==> flow/design.v <==
`timescale 1ns / 1ps
module axi_timer_averager_functional (
    input  logic        CLK            ,
    input  logic        RESET          ,
    input  logic        START_TIMER    ,
    input  logic        STOP_TIMER     ,
    input  logic        AVG_MSMT_ENABLE,
    input  logic [ 4:0] AVG_MSMT_LIMIT ,
    output logic [31:0] MSMT_VALUE     ,
    output logic        MSMT_VALID     ,
    output logic [63:0] AVG_MSMT_VALUE ,
    output logic [31:0] MSMT_COUNT     ,
    input  logic [ 3:0] LOAD_EN        ,
    input  logic [31:0] LOAD_DATA      ,
    input  logic [ 3:0] LOAD_STRB      
);
    function automatic logic [31:0] merge_bytes(input logic [31:0] old_value, input logic [31:0] new_value, input logic [3:0] strb);
        for (int b = 0; b < 4; b++)
            merge_bytes[b*8 +: 8] = strb[b] ? new_value[b*8 +: 8] : old_value[b*8 +: 8];
    endfunction
    logic d_start_timer;
    logic start_event  ;
    logic d_stop_timer;
    logic stop_event  ;
    localparam logic IDLE_ST = 1'b0;
    localparam logic MSMT_ST = 1'b1;
    logic [31:0] measurement_value;
    logic current_state;
    logic [31:0] avg_msmt_count;
    logic [31:0] avg_msmt_limit;
    logic [63:0] avg_msmt_value        ;
    logic [63:0] avg_msmt_value_shifted;
    logic        avg_msmt_value_valid  ;
    logic [31:0] avg_msmt_limit_rom [0:31];
    always_comb begin
        for (int i = 0; i < 32; i++)
            avg_msmt_limit_rom[i] = 32'h00000001 << i;
    end
    logic d_avg_msmt_enable;
    logic avg_msmt_event;
    always_ff @(posedge CLK) begin : MSMT_COUNT_processing  
        if (RESET)
            MSMT_COUNT <= 32'd1;
        else
            MSMT_COUNT <= avg_msmt_count + 1;
    end 
    always_comb begin 
        MSMT_VALUE = measurement_value;
    end 
    always_ff @(posedge CLK) begin 
        if (RESET)
            d_start_timer <= 1'b0;
        else
            d_start_timer <= START_TIMER ;
    end 
    always_ff @(posedge CLK) begin 
        if (RESET) begin 
            start_event <= 1'b0;
        end else if (!d_start_timer & START_TIMER) begin 
            start_event <= 1'b1;
        end else begin 
            start_event <= 1'b0;
        end 
    end 
    always_ff @(posedge CLK) begin 
        if (RESET)
            d_stop_timer <= 1'b0;
        else
            d_stop_timer <= STOP_TIMER;
    end 
    always_ff @(posedge CLK) begin 
        if (RESET) begin 
            stop_event <= 1'b0;
        end else if (!d_stop_timer & STOP_TIMER) begin 
            stop_event <= 1'b1;
        end else begin 
            stop_event <= 1'b0;
        end 
    end 
    always_ff @(posedge CLK) begin : current_state_processing 
        if (RESET) begin 
            current_state <= IDLE_ST;
        end else begin 
            case (current_state)
                IDLE_ST : 
                    if (start_event) begin 
                        current_state <= MSMT_ST;
                    end else begin 
                        current_state <= current_state;
                    end 
                MSMT_ST : 
                    if (stop_event) begin 
                        current_state <= IDLE_ST;
                    end else begin 
                        current_state <= current_state;
                    end 
                default : 
                    current_state <= current_state;
            endcase  
        end 
    end 
    always_ff @(posedge CLK) begin : measurement_value_processing 
        if (RESET) begin 
            measurement_value <= '0;
        end else if (LOAD_EN[3]) begin 
            measurement_value <= merge_bytes(measurement_value, LOAD_DATA, LOAD_STRB);
        end else begin 
            case (current_state)
                MSMT_ST : 
                    measurement_value <= measurement_value + 1;
                default : 
                    measurement_value <= '0;
            endcase  
        end 
    end 
    always_ff @(posedge CLK) begin : MSMT_VALID_processing 
        if (RESET) begin 
            MSMT_VALID <= 1'b0;
        end else begin 
            case (current_state) 
                MSMT_ST : 
                    if (stop_event) begin 
                        MSMT_VALID <= 1'b1;
                    end else begin 
                        MSMT_VALID <= 1'b0;
                    end 
                default : 
                    MSMT_VALID <= 1'b0;
            endcase  
        end 
    end 
    always_ff @(posedge CLK) begin : avg_msmt_count_processing 
        if (RESET) begin 
            avg_msmt_count <= '0;
        end else if (LOAD_EN[2]) begin 
            avg_msmt_count <= merge_bytes(avg_msmt_count, LOAD_DATA, LOAD_STRB);
        end else if ((avg_msmt_count == avg_msmt_limit) | !AVG_MSMT_ENABLE) begin 
            avg_msmt_count <= '0;
        end else begin 
            if (MSMT_VALID) begin 
                avg_msmt_count <= avg_msmt_count + 1;
            end else begin 
                avg_msmt_count <= avg_msmt_count;
            end 
        end 
    end 
    always_ff @(posedge CLK) begin : d_avg_msmt_enable_processing 
        if (RESET)
            d_avg_msmt_enable <= 1'b0;
        else
            d_avg_msmt_enable <= AVG_MSMT_ENABLE;
    end 
    always_ff @(posedge CLK) begin 
        if (RESET) begin 
            avg_msmt_event <= 1'b0;
        end else if (AVG_MSMT_ENABLE & !d_avg_msmt_enable) begin 
            avg_msmt_event <= 1'b1;
        end else begin 
            avg_msmt_event <= 1'b0;
        end 
    end 
    always_ff @(posedge CLK) begin : avg_msmt_limit_processing 
        if (RESET) begin 
            avg_msmt_limit <= '0;
        end else if (avg_msmt_event) begin 
            avg_msmt_limit <= avg_msmt_limit_rom[AVG_MSMT_LIMIT];
        end else begin 
            avg_msmt_limit <= avg_msmt_limit;
        end 
    end 
    always_ff @(posedge CLK) begin : avg_msmt_value_processing 
        if (RESET) begin 
            avg_msmt_value <= '0;
        end else if (LOAD_EN[0]) begin 
            avg_msmt_value[31:0] <= merge_bytes(avg_msmt_value[31:0], LOAD_DATA, LOAD_STRB);
        end else if (LOAD_EN[1]) begin 
            avg_msmt_value[63:32] <= merge_bytes(avg_msmt_value[63:32], LOAD_DATA, LOAD_STRB);
        end else if (avg_msmt_limit == avg_msmt_count) begin 
            avg_msmt_value <= '0;
        end else begin 
            if (AVG_MSMT_ENABLE) begin 
                if (MSMT_VALID) begin 
                        avg_msmt_value <= avg_msmt_value + measurement_value;
                end else begin 
                    avg_msmt_value <= avg_msmt_value;
                end 
            end else begin 
                avg_msmt_value <= '0;
            end 
        end 
    end 
    always_ff @(posedge CLK) begin : avg_msmt_value_shifted_processing 
        if (RESET) begin 
            avg_msmt_value_shifted <= '0;
        end else begin 
            case (AVG_MSMT_LIMIT) 
                5'h00   : avg_msmt_value_shifted <= avg_msmt_value[63:0];
                5'h01   : avg_msmt_value_shifted <= avg_msmt_value[63:1];
                5'h02   : avg_msmt_value_shifted <= avg_msmt_value[63:2];
                5'h03   : avg_msmt_value_shifted <= avg_msmt_value[63:3];
                5'h04   : avg_msmt_value_shifted <= avg_msmt_value[63:4];
                5'h05   : avg_msmt_value_shifted <= avg_msmt_value[63:5];
                5'h06   : avg_msmt_value_shifted <= avg_msmt_value[63:6];
                5'h07   : avg_msmt_value_shifted <= avg_msmt_value[63:7];
                5'h08   : avg_msmt_value_shifted <= avg_msmt_value[63:8];
                5'h09   : avg_msmt_value_shifted <= avg_msmt_value[63:9];
                5'h0a   : avg_msmt_value_shifted <= avg_msmt_value[63:10];
                5'h0b   : avg_msmt_value_shifted <= avg_msmt_value[63:11];
                5'h0c   : avg_msmt_value_shifted <= avg_msmt_value[63:12];
                5'h0d   : avg_msmt_value_shifted <= avg_msmt_value[63:13];
                5'h0e   : avg_msmt_value_shifted <= avg_msmt_value[63:14];
                5'h0f   : avg_msmt_value_shifted <= avg_msmt_value[63:15];
                5'h10   : avg_msmt_value_shifted <= avg_msmt_value[63:16];
                5'h11   : avg_msmt_value_shifted <= avg_msmt_value[63:17];
                5'h12   : avg_msmt_value_shifted <= avg_msmt_value[63:18];
                5'h13   : avg_msmt_value_shifted <= avg_msmt_value[63:19];
                5'h14   : avg_msmt_value_shifted <= avg_msmt_value[63:20];
                5'h15   : avg_msmt_value_shifted <= avg_msmt_value[63:21];
                5'h16   : avg_msmt_value_shifted <= avg_msmt_value[63:22];
                5'h17   : avg_msmt_value_shifted <= avg_msmt_value[63:23];
                5'h18   : avg_msmt_value_shifted <= avg_msmt_value[63:24];
                5'h19   : avg_msmt_value_shifted <= avg_msmt_value[63:25];
                5'h1a   : avg_msmt_value_shifted <= avg_msmt_value[63:26];
                5'h1b   : avg_msmt_value_shifted <= avg_msmt_value[63:27];
                5'h1c   : avg_msmt_value_shifted <= avg_msmt_value[63:28];
                5'h1d   : avg_msmt_value_shifted <= avg_msmt_value[63:29];
                5'h1e   : avg_msmt_value_shifted <= avg_msmt_value[63:30];
                5'h1f   : avg_msmt_value_shifted <= avg_msmt_value[63:31];
                default : avg_msmt_value_shifted <= avg_msmt_value[63:31];
            endcase  
        end 
    end 
    always_ff @(posedge CLK) begin : avg_msmt_value_valid_processing 
        if (RESET) begin 
            avg_msmt_value_valid <= 1'b0;
        end else if (avg_msmt_count == avg_msmt_limit) begin 
            avg_msmt_value_valid <= 1'b1;
        end else begin 
            avg_msmt_value_valid <= 1'b0;
        end 
    end
    always_ff @(posedge CLK) begin 
        if (RESET) begin 
            AVG_MSMT_VALUE <= '0;
        end else if (avg_msmt_value_valid) begin 
            AVG_MSMT_VALUE <= avg_msmt_value_shifted;
        end else begin 
            AVG_MSMT_VALUE <= AVG_MSMT_VALUE;
        end 
    end 
endmodule
`timescale 1 ns / 1 ps
module axi_timer_averager #(
    parameter integer DEFAULT_SAMPLES_SERIE = 2,
    parameter integer S_AXI_LITE_DATA_WIDTH = 32  ,
    parameter integer S_AXI_LITE_ADDR_WIDTH = 32
) (
    input  logic                                 CLK               ,
    input  logic                                 RESETN            ,
    input  logic [    S_AXI_LITE_ADDR_WIDTH-1:0] S_AXI_LITE_AWADDR ,
    input  logic [                          2:0] S_AXI_LITE_AWPROT ,
    input  logic                                 S_AXI_LITE_AWVALID,
    output logic                                 S_AXI_LITE_AWREADY,
    input  logic [    S_AXI_LITE_DATA_WIDTH-1:0] S_AXI_LITE_WDATA  ,
    input  logic [(S_AXI_LITE_DATA_WIDTH/8)-1:0] S_AXI_LITE_WSTRB  ,
    input  logic                                 S_AXI_LITE_WVALID ,
    output logic                                 S_AXI_LITE_WREADY ,
    output logic [                          1:0] S_AXI_LITE_BRESP  ,
    output logic                                 S_AXI_LITE_BVALID ,
    input  logic                                 S_AXI_LITE_BREADY ,
    input  logic [    S_AXI_LITE_ADDR_WIDTH-1:0] S_AXI_LITE_ARADDR ,
    input  logic [                          2:0] S_AXI_LITE_ARPROT ,
    input  logic                                 S_AXI_LITE_ARVALID,
    output logic                                 S_AXI_LITE_ARREADY,
    output logic [    S_AXI_LITE_DATA_WIDTH-1:0] S_AXI_LITE_RDATA  ,
    output logic [                          1:0] S_AXI_LITE_RRESP  ,
    output logic                                 S_AXI_LITE_RVALID ,
    input  logic                                 S_AXI_LITE_RREADY ,
    output logic [                         31:0] MSMT_VALUE        ,
    output logic                                 MSMT_VALID        ,
    input  logic                                 INTR
);
    logic [S_AXI_LITE_ADDR_WIDTH-1:0] axi_awaddr ;
    logic                             axi_awready;
    logic                             axi_wready ;
    logic [                      1:0] axi_bresp  ;
    logic                             axi_bvalid ;
    logic [S_AXI_LITE_ADDR_WIDTH-1:0] axi_araddr ;
    logic                             axi_arready;
    logic [S_AXI_LITE_DATA_WIDTH-1:0] axi_rdata  ;
    logic [                      1:0] axi_rresp  ;
    logic                             axi_rvalid ;
    localparam integer ADDR_LSB          = (S_AXI_LITE_DATA_WIDTH/32) + 1;
    localparam integer OPT_MEM_ADDR_BITS = 5                             ;
    logic                                                            slv_reg_rden                          ;
    logic                                                            slv_reg_wren                          ;
    logic [S_AXI_LITE_DATA_WIDTH-1:0]                                reg_data_out                          ;
    logic                                                            aw_en                                 ;
    logic        start_timer       ;
    logic        stop_timer        ;
    logic        avg_msmt_enable   ;
    logic [ 4:0] avg_msmt_limit    ;
    logic [31:0] msmt_count_reg    ;
    logic [63:0] avg_msmt_value_reg;
    logic [ 3:0] load_en           ;
    always_comb begin : S_AXI_LITE_processing 
        S_AXI_LITE_AWREADY = axi_awready;
        S_AXI_LITE_WREADY  = axi_wready;
        S_AXI_LITE_BRESP   = axi_bresp;
        S_AXI_LITE_BVALID  = axi_bvalid;
        S_AXI_LITE_ARREADY = axi_arready;
        S_AXI_LITE_RDATA   = axi_rdata;
        S_AXI_LITE_RRESP   = axi_rresp;
    end 
    always_ff @( posedge CLK ) begin : S_AXI_LITE_RVALID_proc
        if (~RESETN)
            S_AXI_LITE_RVALID <= 1'b0;
        else
            S_AXI_LITE_RVALID <= axi_rvalid;
    end 
    always_ff @( posedge CLK ) begin : axi_awready_proc
        if (~RESETN)
            axi_awready <= 1'b0;
        else    
            if (~axi_awready & S_AXI_LITE_AWVALID & S_AXI_LITE_WVALID & aw_en)
                axi_awready <= 1'b1;
            else 
                if (S_AXI_LITE_BREADY & axi_bvalid)
                    axi_awready <= 1'b0;
                else
                    axi_awready <= 1'b0;
    end       
    always_ff @( posedge CLK ) begin : aw_en_proc
        if (~RESETN)
            aw_en <= 1'b1;
        else
            if (~axi_awready & S_AXI_LITE_AWVALID & S_AXI_LITE_WVALID & aw_en)
                aw_en <= 1'b0;
            else 
                if (S_AXI_LITE_BREADY & axi_bvalid)
                    aw_en <= 1'b1;
    end       
    always_ff @( posedge CLK ) begin : axi_awaddr_proc
        if (~RESETN)
            axi_awaddr <= '0;
        else
            if (~axi_awready & S_AXI_LITE_AWVALID & S_AXI_LITE_WVALID & aw_en)
                axi_awaddr <= S_AXI_LITE_AWADDR;
    end       
    always_ff @( posedge CLK ) begin : axi_wready_proc
        if (~RESETN)
            axi_wready <= 1'b0;
        else    
            if (~axi_wready & S_AXI_LITE_WVALID & S_AXI_LITE_AWVALID & aw_en )
                axi_wready <= 1'b1;
            else
                axi_wready <= 1'b0;
    end       
    always_comb begin : slv_reg_wren_processing  
        slv_reg_wren = axi_wready & S_AXI_LITE_WVALID & axi_awready & S_AXI_LITE_AWVALID;
    end
    always_ff @( posedge CLK ) begin : axi_bvalid_proc
        if (~RESETN)
            axi_bvalid  <= 1'b0;
        else
            if (axi_awready & S_AXI_LITE_AWVALID & ~axi_bvalid & axi_wready & S_AXI_LITE_WVALID)
                axi_bvalid <= 1'b1;
            else
                if (S_AXI_LITE_BREADY & axi_bvalid)
                    axi_bvalid <= 1'b0; 
    end   
    always_ff @( posedge CLK ) begin : axi_bresp_proc
        if (~RESETN)
            axi_bresp   <= 2'b0;
        else
            if (axi_awready & S_AXI_LITE_AWVALID & ~axi_bvalid & axi_wready & S_AXI_LITE_WVALID)
                axi_bresp  <= 2'b0;  
    end   
    always_ff @( posedge CLK ) begin : axi_arready_proc
        if (~RESETN)
            axi_arready <= 1'b0;
        else    
            if (~axi_arready & S_AXI_LITE_ARVALID)
                axi_arready <= 1'b1;
            else
                axi_arready <= 1'b0;
    end       
    always_ff @( posedge CLK ) begin : axi_araddr_proc
        if (~RESETN)
            axi_araddr  <= 32'b0;
        else    
            if (~axi_arready & S_AXI_LITE_ARVALID)
                axi_araddr  <= S_AXI_LITE_ARADDR;
    end       
    always_ff @( posedge CLK ) begin : axi_rvalid_proc
        if (~RESETN)
            axi_rvalid <= 1'b0;
        else
            if (axi_arready & S_AXI_LITE_ARVALID & ~axi_rvalid)
                axi_rvalid <= 1'b1;
            else 
                if (axi_rvalid & S_AXI_LITE_RREADY)
                    axi_rvalid <= 1'b0;
    end    
    always_ff @( posedge CLK ) begin : axi_rresp_proc
        if (~RESETN)
            axi_rresp  <= '0;
        else
            if (axi_arready & S_AXI_LITE_ARVALID & ~axi_rvalid)
                axi_rresp  <= 2'b0;  
    end    
    always_ff @(posedge CLK) begin : slv_reg_rden_proc
        if (~RESETN)
            slv_reg_rden <= 1'b0;
        else
            slv_reg_rden <= axi_arready & S_AXI_LITE_ARVALID & ~axi_rvalid;
    end 
    always_ff @(posedge CLK) begin
        if (~RESETN)
            reg_data_out <= '0;
        else
        case ( axi_araddr[ADDR_LSB+OPT_MEM_ADDR_BITS:ADDR_LSB] )
            8'h00   : reg_data_out <= {31'b0, stop_timer};
            8'h01   : reg_data_out <= {16'b0, 3'b0, avg_msmt_limit, 7'b0, avg_msmt_enable};
            8'h02   : reg_data_out <= avg_msmt_value_reg[31:0];
            8'h03   : reg_data_out <= avg_msmt_value_reg[63:32];
            8'h04   : reg_data_out <= msmt_count_reg[31:0];
            default : reg_data_out <= '0;
        endcase
    end
    always_ff @(posedge CLK) begin
        if (~RESETN)
            axi_rdata <= '0;
        else if (slv_reg_rden)
            axi_rdata <= reg_data_out;      
    end    
    always_ff @(posedge CLK) begin : stop_timer_processing 
        if (~RESETN) begin 
            stop_timer <= 1'b0;
        end else begin 
            if (slv_reg_wren) begin 
                if (axi_awaddr[ADDR_LSB + OPT_MEM_ADDR_BITS : ADDR_LSB] == 0) begin 
                    if (S_AXI_LITE_WSTRB[0]) begin 
                        stop_timer <= S_AXI_LITE_WDATA[0];
                    end else begin 
                        stop_timer <= 1'b0;
                    end 
                end else begin 
                    stop_timer <= 1'b0;
                end 
            end else begin 
                stop_timer <= 1'b0;
            end 
        end 
    end 
    always_ff @(posedge CLK) begin : avg_msmt_enable_processing 
        if (~RESETN) begin 
            avg_msmt_enable <= 1'b0;
        end else begin 
            if (slv_reg_wren) begin 
                if (axi_awaddr[ADDR_LSB + OPT_MEM_ADDR_BITS : ADDR_LSB] == 1) begin 
                    if (S_AXI_LITE_WSTRB[0]) begin 
                        avg_msmt_enable <= S_AXI_LITE_WDATA[0];
                    end else begin 
                        avg_msmt_enable <= avg_msmt_enable;
                    end 
                end else begin 
                    avg_msmt_enable <= avg_msmt_enable;
                end 
            end else begin 
                avg_msmt_enable <= avg_msmt_enable;
            end 
        end 
    end 
    always_ff @(posedge CLK) begin : avg_msmt_limit_processing 
        if (~RESETN) begin 
            avg_msmt_limit <= DEFAULT_SAMPLES_SERIE;
        end else begin 
            if (slv_reg_wren) begin 
                if (axi_awaddr[ADDR_LSB + OPT_MEM_ADDR_BITS : ADDR_LSB] == 1) begin 
                    if (S_AXI_LITE_WSTRB[1]) begin 
                        avg_msmt_limit <= S_AXI_LITE_WDATA[12:8];
                    end else begin 
                        avg_msmt_limit <= avg_msmt_limit;
                    end 
                end else begin 
                    avg_msmt_limit <= avg_msmt_limit;
                end 
            end else begin 
                avg_msmt_limit <= avg_msmt_limit;
            end 
        end 
    end 
    always_ff @(posedge CLK) begin : start_timer_processing 
        if (~RESETN)
            start_timer <= 1'b0;
        else
            start_timer <= INTR;
    end 
    always_comb begin : load_en_processing 
        load_en[0] = slv_reg_wren & (axi_awaddr[ADDR_LSB + OPT_MEM_ADDR_BITS : ADDR_LSB] == 2);
        load_en[1] = slv_reg_wren & (axi_awaddr[ADDR_LSB + OPT_MEM_ADDR_BITS : ADDR_LSB] == 3);
        load_en[2] = slv_reg_wren & (axi_awaddr[ADDR_LSB + OPT_MEM_ADDR_BITS : ADDR_LSB] == 4);
        load_en[3] = slv_reg_wren & (axi_awaddr[ADDR_LSB + OPT_MEM_ADDR_BITS : ADDR_LSB] == 5);
    end
    axi_timer_averager_functional axi_timer_averager_functional_inst (
        .CLK            (CLK               ),
        .RESET          (~RESETN           ),
        .START_TIMER    (start_timer       ),
        .STOP_TIMER     (stop_timer        ),
        .AVG_MSMT_ENABLE(avg_msmt_enable   ),
        .AVG_MSMT_LIMIT (avg_msmt_limit    ),
        .MSMT_VALUE     (MSMT_VALUE        ),
        .MSMT_VALID     (MSMT_VALID        ),
        .AVG_MSMT_VALUE (avg_msmt_value_reg),
        .MSMT_COUNT     (msmt_count_reg    ),
        .LOAD_EN        (load_en           ),
        .LOAD_DATA      (S_AXI_LITE_WDATA  ),
        .LOAD_STRB      (S_AXI_LITE_WSTRB  )
    );
endmodule
Subject: tool reports on axi_timer_averager

Hi,

Reports on axi_timer_averager
Module axi_timer_averager before and after one edit of its RTL, step after step.
"unedited" refers to lines of the RTL above, "edited" to lines of the edited file.
"difference": "edited" minus "unedited" as printed here. "relative change": 100 x difference / "unedited".
Operators carry their Yosys type and port widths (W data, S select, Z words).
Cell names lack the library's common part.
A cell with -- has no value.
- top module: axi_timer_averager
- clock port: CLK
- cell library: sky130hd
- library corner: tt_025C_1v80

Diff
The edit as a unified diff against the file above.
This change comes from a script, not from a designer. The edited design behaves differently; no optimisation was intended.
begin of diff
@@ -292,5 +292,5 @@
     logic                             axi_rvalid ;
     localparam integer ADDR_LSB          = (S_AXI_LITE_DATA_WIDTH/32) + 1;
-    localparam integer OPT_MEM_ADDR_BITS = 5                             ;
+    localparam integer OPT_MEM_ADDR_BITS = 6                             ;
     logic                                                            slv_reg_rden                          ;
     logic                                                            slv_reg_wren                          ;
end of diff

Elaborated design
Counts by Yosys on the flattened word-level netlist (proc, flatten, opt, wreduce). Print and check cells are left out.
- bit counts (item ; unedited ; edited ; difference ; relative change (%)):
    register bits after elaboration ; 425 ; 427 ; +2 ; +0.47
    input port bits ; 114 ; 114 ; 0 ; 0.00
- operators by class (item ; unedited ; edited ; difference ; relative change (%)):
    add/subtract/negate cells ; 3 ; 3 ; 0 ; 0.00
    equality and inequality tests ; 61 ; 61 ; 0 ; 0.00
    mux-type cells ; 38 ; 38 ; 0 ; 0.00
    bitwise operators ; 33 ; 33 ; 0 ; 0.00
    reductions and logical operators ; 27 ; 27 ; 0 ; 0.00
- operators with widths (operator ; unedited ; edited ; difference ; relative change (%)):
    $eq A6 B2 Y1 const B ; 4 ; 0 ; -4 ; -100.00
    $eq A7 B2 Y1 const B ; 0 ; 4 ; +4 ; --
    $eq A6 B3 Y1 const B ; 3 ; 0 ; -3 ; -100.00
    $eq A7 B3 Y1 const B ; 0 ; 3 ; +3 ; --
    $eq A6 B1 Y1 const B ; 2 ; 0 ; -2 ; -100.00
    $logic_not A6 Y1 ; 2 ; 0 ; -2 ; -100.00
    $eq A7 B1 Y1 const B ; 0 ; 2 ; +2 ; --
    $logic_not A7 Y1 ; 0 ; 2 ; +2 ; --
    $and A1 B1 Y1 ; 25 ; 25 ; 0 ; 0.00
    $ne A2 B2 Y1 const B ; 17 ; 17 ; 0 ; 0.00
    $eq A5 B5 Y1 const B ; 16 ; 16 ; 0 ; 0.00
    $mux W1 ; 16 ; 16 ; 0 ; 0.00
    $mux W32 ; 14 ; 14 ; 0 ; 0.00
    $reduce_and A3 Y1 ; 10 ; 10 ; 0 ; 0.00
    $eq A5 B4 Y1 const B ; 8 ; 8 ; 0 ; 0.00
    $not A1 Y1 ; 7 ; 7 ; 0 ; 0.00
    $reduce_and A2 Y1 ; 5 ; 5 ; 0 ; 0.00
    $eq A5 B3 Y1 const B ; 4 ; 4 ; 0 ; 0.00
    $logic_not A1 Y1 ; 4 ; 4 ; 0 ; 0.00
    $mux W8 ; 4 ; 4 ; 0 ; 0.00
    $reduce_bool A2 Y1 ; 3 ; 3 ; 0 ; 0.00
    $add A32 B1 Y32 const B ; 2 ; 2 ; 0 ; 0.00
    $eq A32 B32 Y1 ; 2 ; 2 ; 0 ; 0.00
    $eq A5 B2 Y1 const B ; 2 ; 2 ; 0 ; 0.00
    $ne A4 B1 Y1 const B ; 2 ; 2 ; 0 ; 0.00
    $add A64 B32 Y64 ; 1 ; 1 ; 0 ; 0.00
    $eq A5 B1 Y1 const B ; 1 ; 1 ; 0 ; 0.00
    $logic_not A5 Y1 ; 1 ; 1 ; 0 ; 0.00
Not every row of either side is listed.

Longest topological paths
Yosys ltp: most cells in a row. Word level: on the elaborated netlist, between registers, memories and ports. Mapped: between sequential cells and ports; inverters and the memories' decode and read muxes count.
- depth (item ; unedited ; edited ; difference ; relative change (%)):
    depth after elaboration ; 6 ; 6 ; 0 ; 0.00
    ABC_AREA ; 0 ; 0 ; -- ; --
    mapped depth ; 11 ; 13 ; +2 ; +18.18

Mapped cells and area
Yosys stat after the flow's synthesis: flattened, memories mapped to cells. It holds for the ABC_AREA given above (unset counts as 0); a run with the other value may have another netlist.
- synthesis totals (item ; unedited ; edited ; difference ; relative change (%)):
    cells in the netlist ; 3579 ; 3580 ; +1 ; +0.03
    mapped area (sq um) ; 28414.8 ; 28372.2 ; -42.6 ; -0.15
    flip-flops ; 421 ; 423 ; +2 ; +0.48
    buffer cells ; 494 ; 496 ; +2 ; +0.40
- cells by type (cell ; unedited ; edited ; difference ; relative change (%)):
    nand4_1 ; 141 ; 117 ; -24 ; -17.02
    nor2_1 ; 425 ; 444 ; +19 ; +4.47
    o21ai_0 ; 86 ; 102 ; +16 ; +18.60
    a22o_1 ; 210 ; 225 ; +15 ; +7.14
    and3_1 ; 46 ; 34 ; -12 ; -26.09
    a221oi_1 ; 226 ; 237 ; +11 ; +4.87
    or3_1 ; 14 ; 3 ; -11 ; -78.57
    mux2i_1 ; 161 ; 151 ; -10 ; -6.21
    nand2_1 ; 142 ; 152 ; +10 ; +7.04
    a22oi_1 ; 257 ; 248 ; -9 ; -3.50
    nand2b_1 ; 6 ; 15 ; +9 ; +150.00
    nor3_1 ; 95 ; 87 ; -8 ; -8.42
    o311a_1 ; 11 ; 3 ; -8 ; -72.73
    o21ai_1 ; 10 ; 2 ; -8 ; -80.00
    or4_1 ; 3 ; 11 ; +8 ; +266.67
    a21oi_1 ; 132 ; 139 ; +7 ; +5.30
    xor2_1 ; 48 ; 55 ; +7 ; +14.58
    xnor2_1 ; 43 ; 36 ; -7 ; -16.28
Not every row of either side is listed.
By module: a second synthesis without flattening, with its own total; a netlist apart from the flattened one above.
- unflattened totals (item ; unedited ; edited ; difference ; relative change (%)):
    cells (unflattened synthesis) ; 3682 ; 3703 ; +21 ; +0.57
    area total of the unflattened synthesis (sq um) ; 28947.8 ; 29031.6 ; +83.8 ; +0.29
Each row is one instance without its submodules.
- by module, unedited (module ; instances ; cells ; area (sq um) ; sequential area (sq um)):
    axi_timer_averager_functional ; 1 ; 3271 ; 24967.7 ; 6586.3
    axi_timer_averager ; 1 ; 411 ; 3980.1 ; 1841.8
- by module, edited (module ; instances ; cells ; area (sq um) ; sequential area (sq um)):
    axi_timer_averager_functional ; 1 ; 3271 ; 24967.7 ; 6586.3
    axi_timer_averager ; 1 ; 432 ; 4063.9 ; 1881.8

Path before layout
Path of least setup slack by OpenSTA after synthesis, without wires, with an ideal clock, recovery checks aside; 20% of the period is set as input and as output delay. Where synthesis merged equal registers, the netlist keeps one of their names.
- timing path after synthesis (item ; unedited ; edited ; difference ; relative change (%)):
    path kind ; input -> register ; input -> register ; -- ; --
    start point ; input S_AXI_LITE_WVALID ; input S_AXI_LITE_WVALID ; -- ; --
    end point ; register axi_timer_averager_functional_inst.measurement_value[21] ; register axi_timer_averager_functional_inst.avg_msmt_value[62] ; -- ; --
    period (ns) ; 8.0 ; 8.0 ; 0.0 ; 0.00
    external input delay (ns) ; 1.600 ; 1.600 ; 0.000 ; 0.00
    library setup time (ns) ; 0.122 ; 0.083 ; -0.039 ; --
    data arrival time (ns) ; 3.253 ; 3.409 ; +0.156 ; +4.80
    setup slack (ns) ; 4.625 ; 4.508 ; -0.117 ; --
    path delay (ns) ; 1.775 ; 1.892 ; +0.117 ; +6.59
    stages ; 8 ; 8 ; 0 ; 0.00
    path buffers ; 2 ; 1 ; -1 ; -50.00
    synthesis period reached (ns) ; 3.375 ; 3.492 ; +0.117 ; +3.47
"path delay" = arrival - input delay + setup time.
"stages" counts driving pins, that of a launching flip-flop among them; a cell with two outputs on the path counts twice.
"synthesis period reached" = period - worst setup slack (recovery checks aside). The figure is calculated, with input and output delays left at 20% of the set period.
Between the ends stands the longest chain of elaborated cells between them, by number of cells; it is not shown to be the way that was timed. Of several equally long chains one is given.
A line is the first line of the expression or statement that the cell stems from. Yosys adds cells for indexed reads and writes and turns some case tables into memories.
At most two assigning lines are given for a register; there are more.
On the way, after synthesis, unedited:
- cells stage by stage: nand4_1 -> nor3_1 -> nand4_1 -> nand2_1 -> buf_1 -> clkbuf_1 -> o22ai_1 -> o311a_1
- cells in the longest elaborated chain at 5
- ends and longest elaborated chain, after synthesis, unedited (item ; RTL line ; text):
    start, declared ; 266 ; input  logic                                 S_AXI_LITE_WVALID ,
    $and A1 B1 Y1 (3 in a row) ; 360 ; slv_reg_wren = axi_wready & S_AXI_LITE_WVALID & axi_awready & S_AXI_LITE_AWVALID;
    $and A1 B1 Y1 ; 504 ; load_en[3] = slv_reg_wren & (axi_awaddr[ADDR_LSB + OPT_MEM_ADDR_BITS : ADDR_LSB] == 5);
    $mux W32 ; 105 ; end else if (LOAD_EN[3]) begin
    end, assigned ; 106 ; measurement_value <= merge_bytes(measurement_value, LOAD_DATA, LOAD_STRB);
    end, assigned ; 110 ; measurement_value <= measurement_value + 1;
    end, declared ; 27 ; logic [31:0] measurement_value;
On the way, after synthesis, edited:
- cells stage by stage: nand4_1 -> nor4b_4 -> and2_1 -> buf_2 -> a21oi_2 -> or4_1 -> or4_1 -> o221ai_1
- cells in the longest elaborated chain at 6
- ends and longest elaborated chain, after synthesis, edited (item ; RTL line ; text):
    start, declared ; 266 ; input  logic                                 S_AXI_LITE_WVALID ,
    $and A1 B1 Y1 (3 in a row) ; 360 ; slv_reg_wren = axi_wready & S_AXI_LITE_WVALID & axi_awready & S_AXI_LITE_AWVALID;
    $and A1 B1 Y1 ; 502 ; load_en[1] = slv_reg_wren & (axi_awaddr[ADDR_LSB + OPT_MEM_ADDR_BITS : ADDR_LSB] == 3);
    $ne A2 B2 Y1 ; -- ;
    $reduce_and A3 Y1 ; -- ;
    end, assigned ; 183 ; avg_msmt_value <= avg_msmt_value + measurement_value;
    end, assigned ; 185 ; avg_msmt_value <= avg_msmt_value;
    end, declared ; 31 ; logic [63:0] avg_msmt_value        ;

Timing after layout
Path of least setup slack in the final report of the runs of pair A (OpenROAD, finished layout, wires in). Where an end is a register, its clock arrival counts in the times.
- timing path post-layout (item ; unedited ; edited ; difference ; relative change (%)):
    path kind ; register -> register ; register -> register ; -- ; --
    start point ; register axi_timer_averager_functional_inst.measurement_value[0] ; register axi_timer_averager_functional_inst.measurement_value[1] ; -- ; --
    end point ; register axi_timer_averager_functional_inst.avg_msmt_value[44] ; register axi_timer_averager_functional_inst.avg_msmt_value[60] ; -- ; --
    period (ns) ; 4.58 ; 4.58 ; 0.00 ; 0.00
    library setup time (ns) ; 0.10 ; 0.12 ; +0.02 ; --
    data arrival time (ns) ; 4.41 ; 4.47 ; +0.06 ; +1.36
    setup slack (ns) ; 0.68 ; 0.59 ; -0.09 ; --
    stages ; 12 ; 12 ; 0 ; 0.00
    path buffers ; 0 ; 0 ; 0 ; --
Between the ends stands the longest chain of elaborated cells between them, by number of cells; it is not shown to be the way that was timed. Of several equally long chains one is given.
At most two assigning lines are given for a register; there are more.
On the way, post-layout, unedited:
- cells stage by stage: dfxtp_1 -> ha_1 -> inv_1 -> fa_1 -> and2b_1 -> o31a_1 -> o31ai_2 -> a221o_1 -> a211oi_4 -> o21ai_2 -> or3_1 -> a32o_1
- cells in the longest elaborated chain at 5
- ends and longest elaborated chain, post-layout, unedited (item ; RTL line ; text):
    start, declared ; 27 ; logic [31:0] measurement_value;
    start, assigned ; 106 ; measurement_value <= merge_bytes(measurement_value, LOAD_DATA, LOAD_STRB);
    start, assigned ; 110 ; measurement_value <= measurement_value + 1;
    $add A64 B32 Y64 ; 183 ; avg_msmt_value <= avg_msmt_value + measurement_value;
    $mux W32 ; 182 ; if (MSMT_VALID) begin
    $mux W32 ; 181 ; if (AVG_MSMT_ENABLE) begin
    $mux W32 ; 178 ; end else if (avg_msmt_limit == avg_msmt_count) begin
    $mux W32 ; 176 ; end else if (LOAD_EN[1]) begin
    end, assigned ; 177 ; avg_msmt_value[63:32] <= merge_bytes(avg_msmt_value[63:32], LOAD_DATA, LOAD_STRB);
    end, assigned ; 183 ;
    end, declared ; 31 ; logic [63:0] avg_msmt_value        ;
On the way, post-layout, edited:
- cells stage by stage: dfxtp_1 -> inv_1 -> fa_1 -> nor2b_1 -> o211ai_1 -> a21oi_1 -> a21o_1 -> a211oi_2 -> o211a_1 -> nor4_2 -> nor3b_1 -> o32ai_1
- cells in the longest elaborated chain at 5
- ends and longest elaborated chain, post-layout, edited (item ; RTL line ; text):
    start, declared ; 27 ; logic [31:0] measurement_value;
    start, assigned ; 106 ; measurement_value <= merge_bytes(measurement_value, LOAD_DATA, LOAD_STRB);
    start, assigned ; 110 ; measurement_value <= measurement_value + 1;
    $add A64 B32 Y64 ; 183 ; avg_msmt_value <= avg_msmt_value + measurement_value;
    $mux W32 ; 182 ; if (MSMT_VALID) begin
    $mux W32 ; 181 ; if (AVG_MSMT_ENABLE) begin
    $mux W32 ; 178 ; end else if (avg_msmt_limit == avg_msmt_count) begin
    $mux W32 ; 176 ; end else if (LOAD_EN[1]) begin
    end, assigned ; 177 ; avg_msmt_value[63:32] <= merge_bytes(avg_msmt_value[63:32], LOAD_DATA, LOAD_STRB);
    end, assigned ; 183 ;
    end, declared ; 31 ; logic [63:0] avg_msmt_value        ;

Measured runs
Both versions went through the flow (Yosys, OpenROAD) with the same settings in each pair. Constraints: input delay and output delay 20% of the set period each, output load 0.01 pF.
Flow settings, pair A:
- CELL_PAD_IN_SITES_DETAIL_PLACEMENT: 1
- CELL_PAD_IN_SITES_GLOBAL_PLACEMENT at 2
- CORE_UTILIZATION at 35
- GPL_ROUTABILITY_DRIVEN: 1
- period_ns: 4.58
- CAP_MARGIN at 20
- CORE_MARGIN at 2
- SLEW_MARGIN at 20
- measured results, pair A (item ; unedited ; edited ; difference ; relative change (%)):
    mapped cell area after synthesis (sq um) ; 28414.8 ; 28372.2 ; -42.6 ; -0.15
    die area (sq um) ; 83480.5 ; 83356.4 ; -124.1 ; -0.15
    standard-cell area of the final layout (sq um) ; 32851.5 ; 32934.1 ; +82.6 ; +0.25
    utilization (%) ; 40.9 ; 41.0 ; +0.1 ; --
    worst setup slack after layout (ns) ; 0.682 ; 0.590 ; -0.092 ; --
    final setup TNS (ns) ; 0.000 ; 0.000 ; 0.000 ; --
    final worst hold slack (ns) ; 0.389 ; 0.387 ; -0.002 ; --
    achieved period (ns) ; 3.898 ; 3.990 ; +0.092 ; +2.36
Flow settings, pair B:
- ABC_AREA at 0
- CAP_MARGIN at 20
- CELL_PAD_IN_SITES_DETAIL_PLACEMENT: 1
- CELL_PAD_IN_SITES_GLOBAL_PLACEMENT at 2
- CORE_UTILIZATION at 46
- GPL_ROUTABILITY_DRIVEN: 1
- MAX_ROUTING_LAYER: met4
- noted SETUP_SLACK_MARGIN: 0.08
- SLEW_MARGIN at 0
- period_ns: 3.02
- CORE_MARGIN at 2
- measured results, pair B (item ; unedited ; edited ; difference ; relative change (%)):
    mapped cell area after synthesis (sq um) ; 28414.8 ; 28372.2 ; -42.6 ; -0.15
    die area (sq um) ; 63776.5 ; 63680.5 ; -96.0 ; -0.15
    standard-cell area of the final layout (sq um) ; 35036.1 ; 35729.3 ; +693.2 ; +1.98
    utilization (%) ; 57.1 ; 58.2 ; +1.1 ; --
    worst setup slack after layout (ns) ; -0.080 ; -0.001 ; +0.079 ; --
    final setup TNS (ns) ; -0.330 ; -0.001 ; +0.329 ; --
    final worst hold slack (ns) ; 0.385 ; 0.342 ; -0.043 ; --
    achieved period (ns) ; 3.100 ; 3.021 ; -0.079 ; -2.55
By "achieved period" is meant the clock period of the run minus its worst setup slack. This is arithmetic on one report: input and output delays are still those of the set period (20% each).

Regards
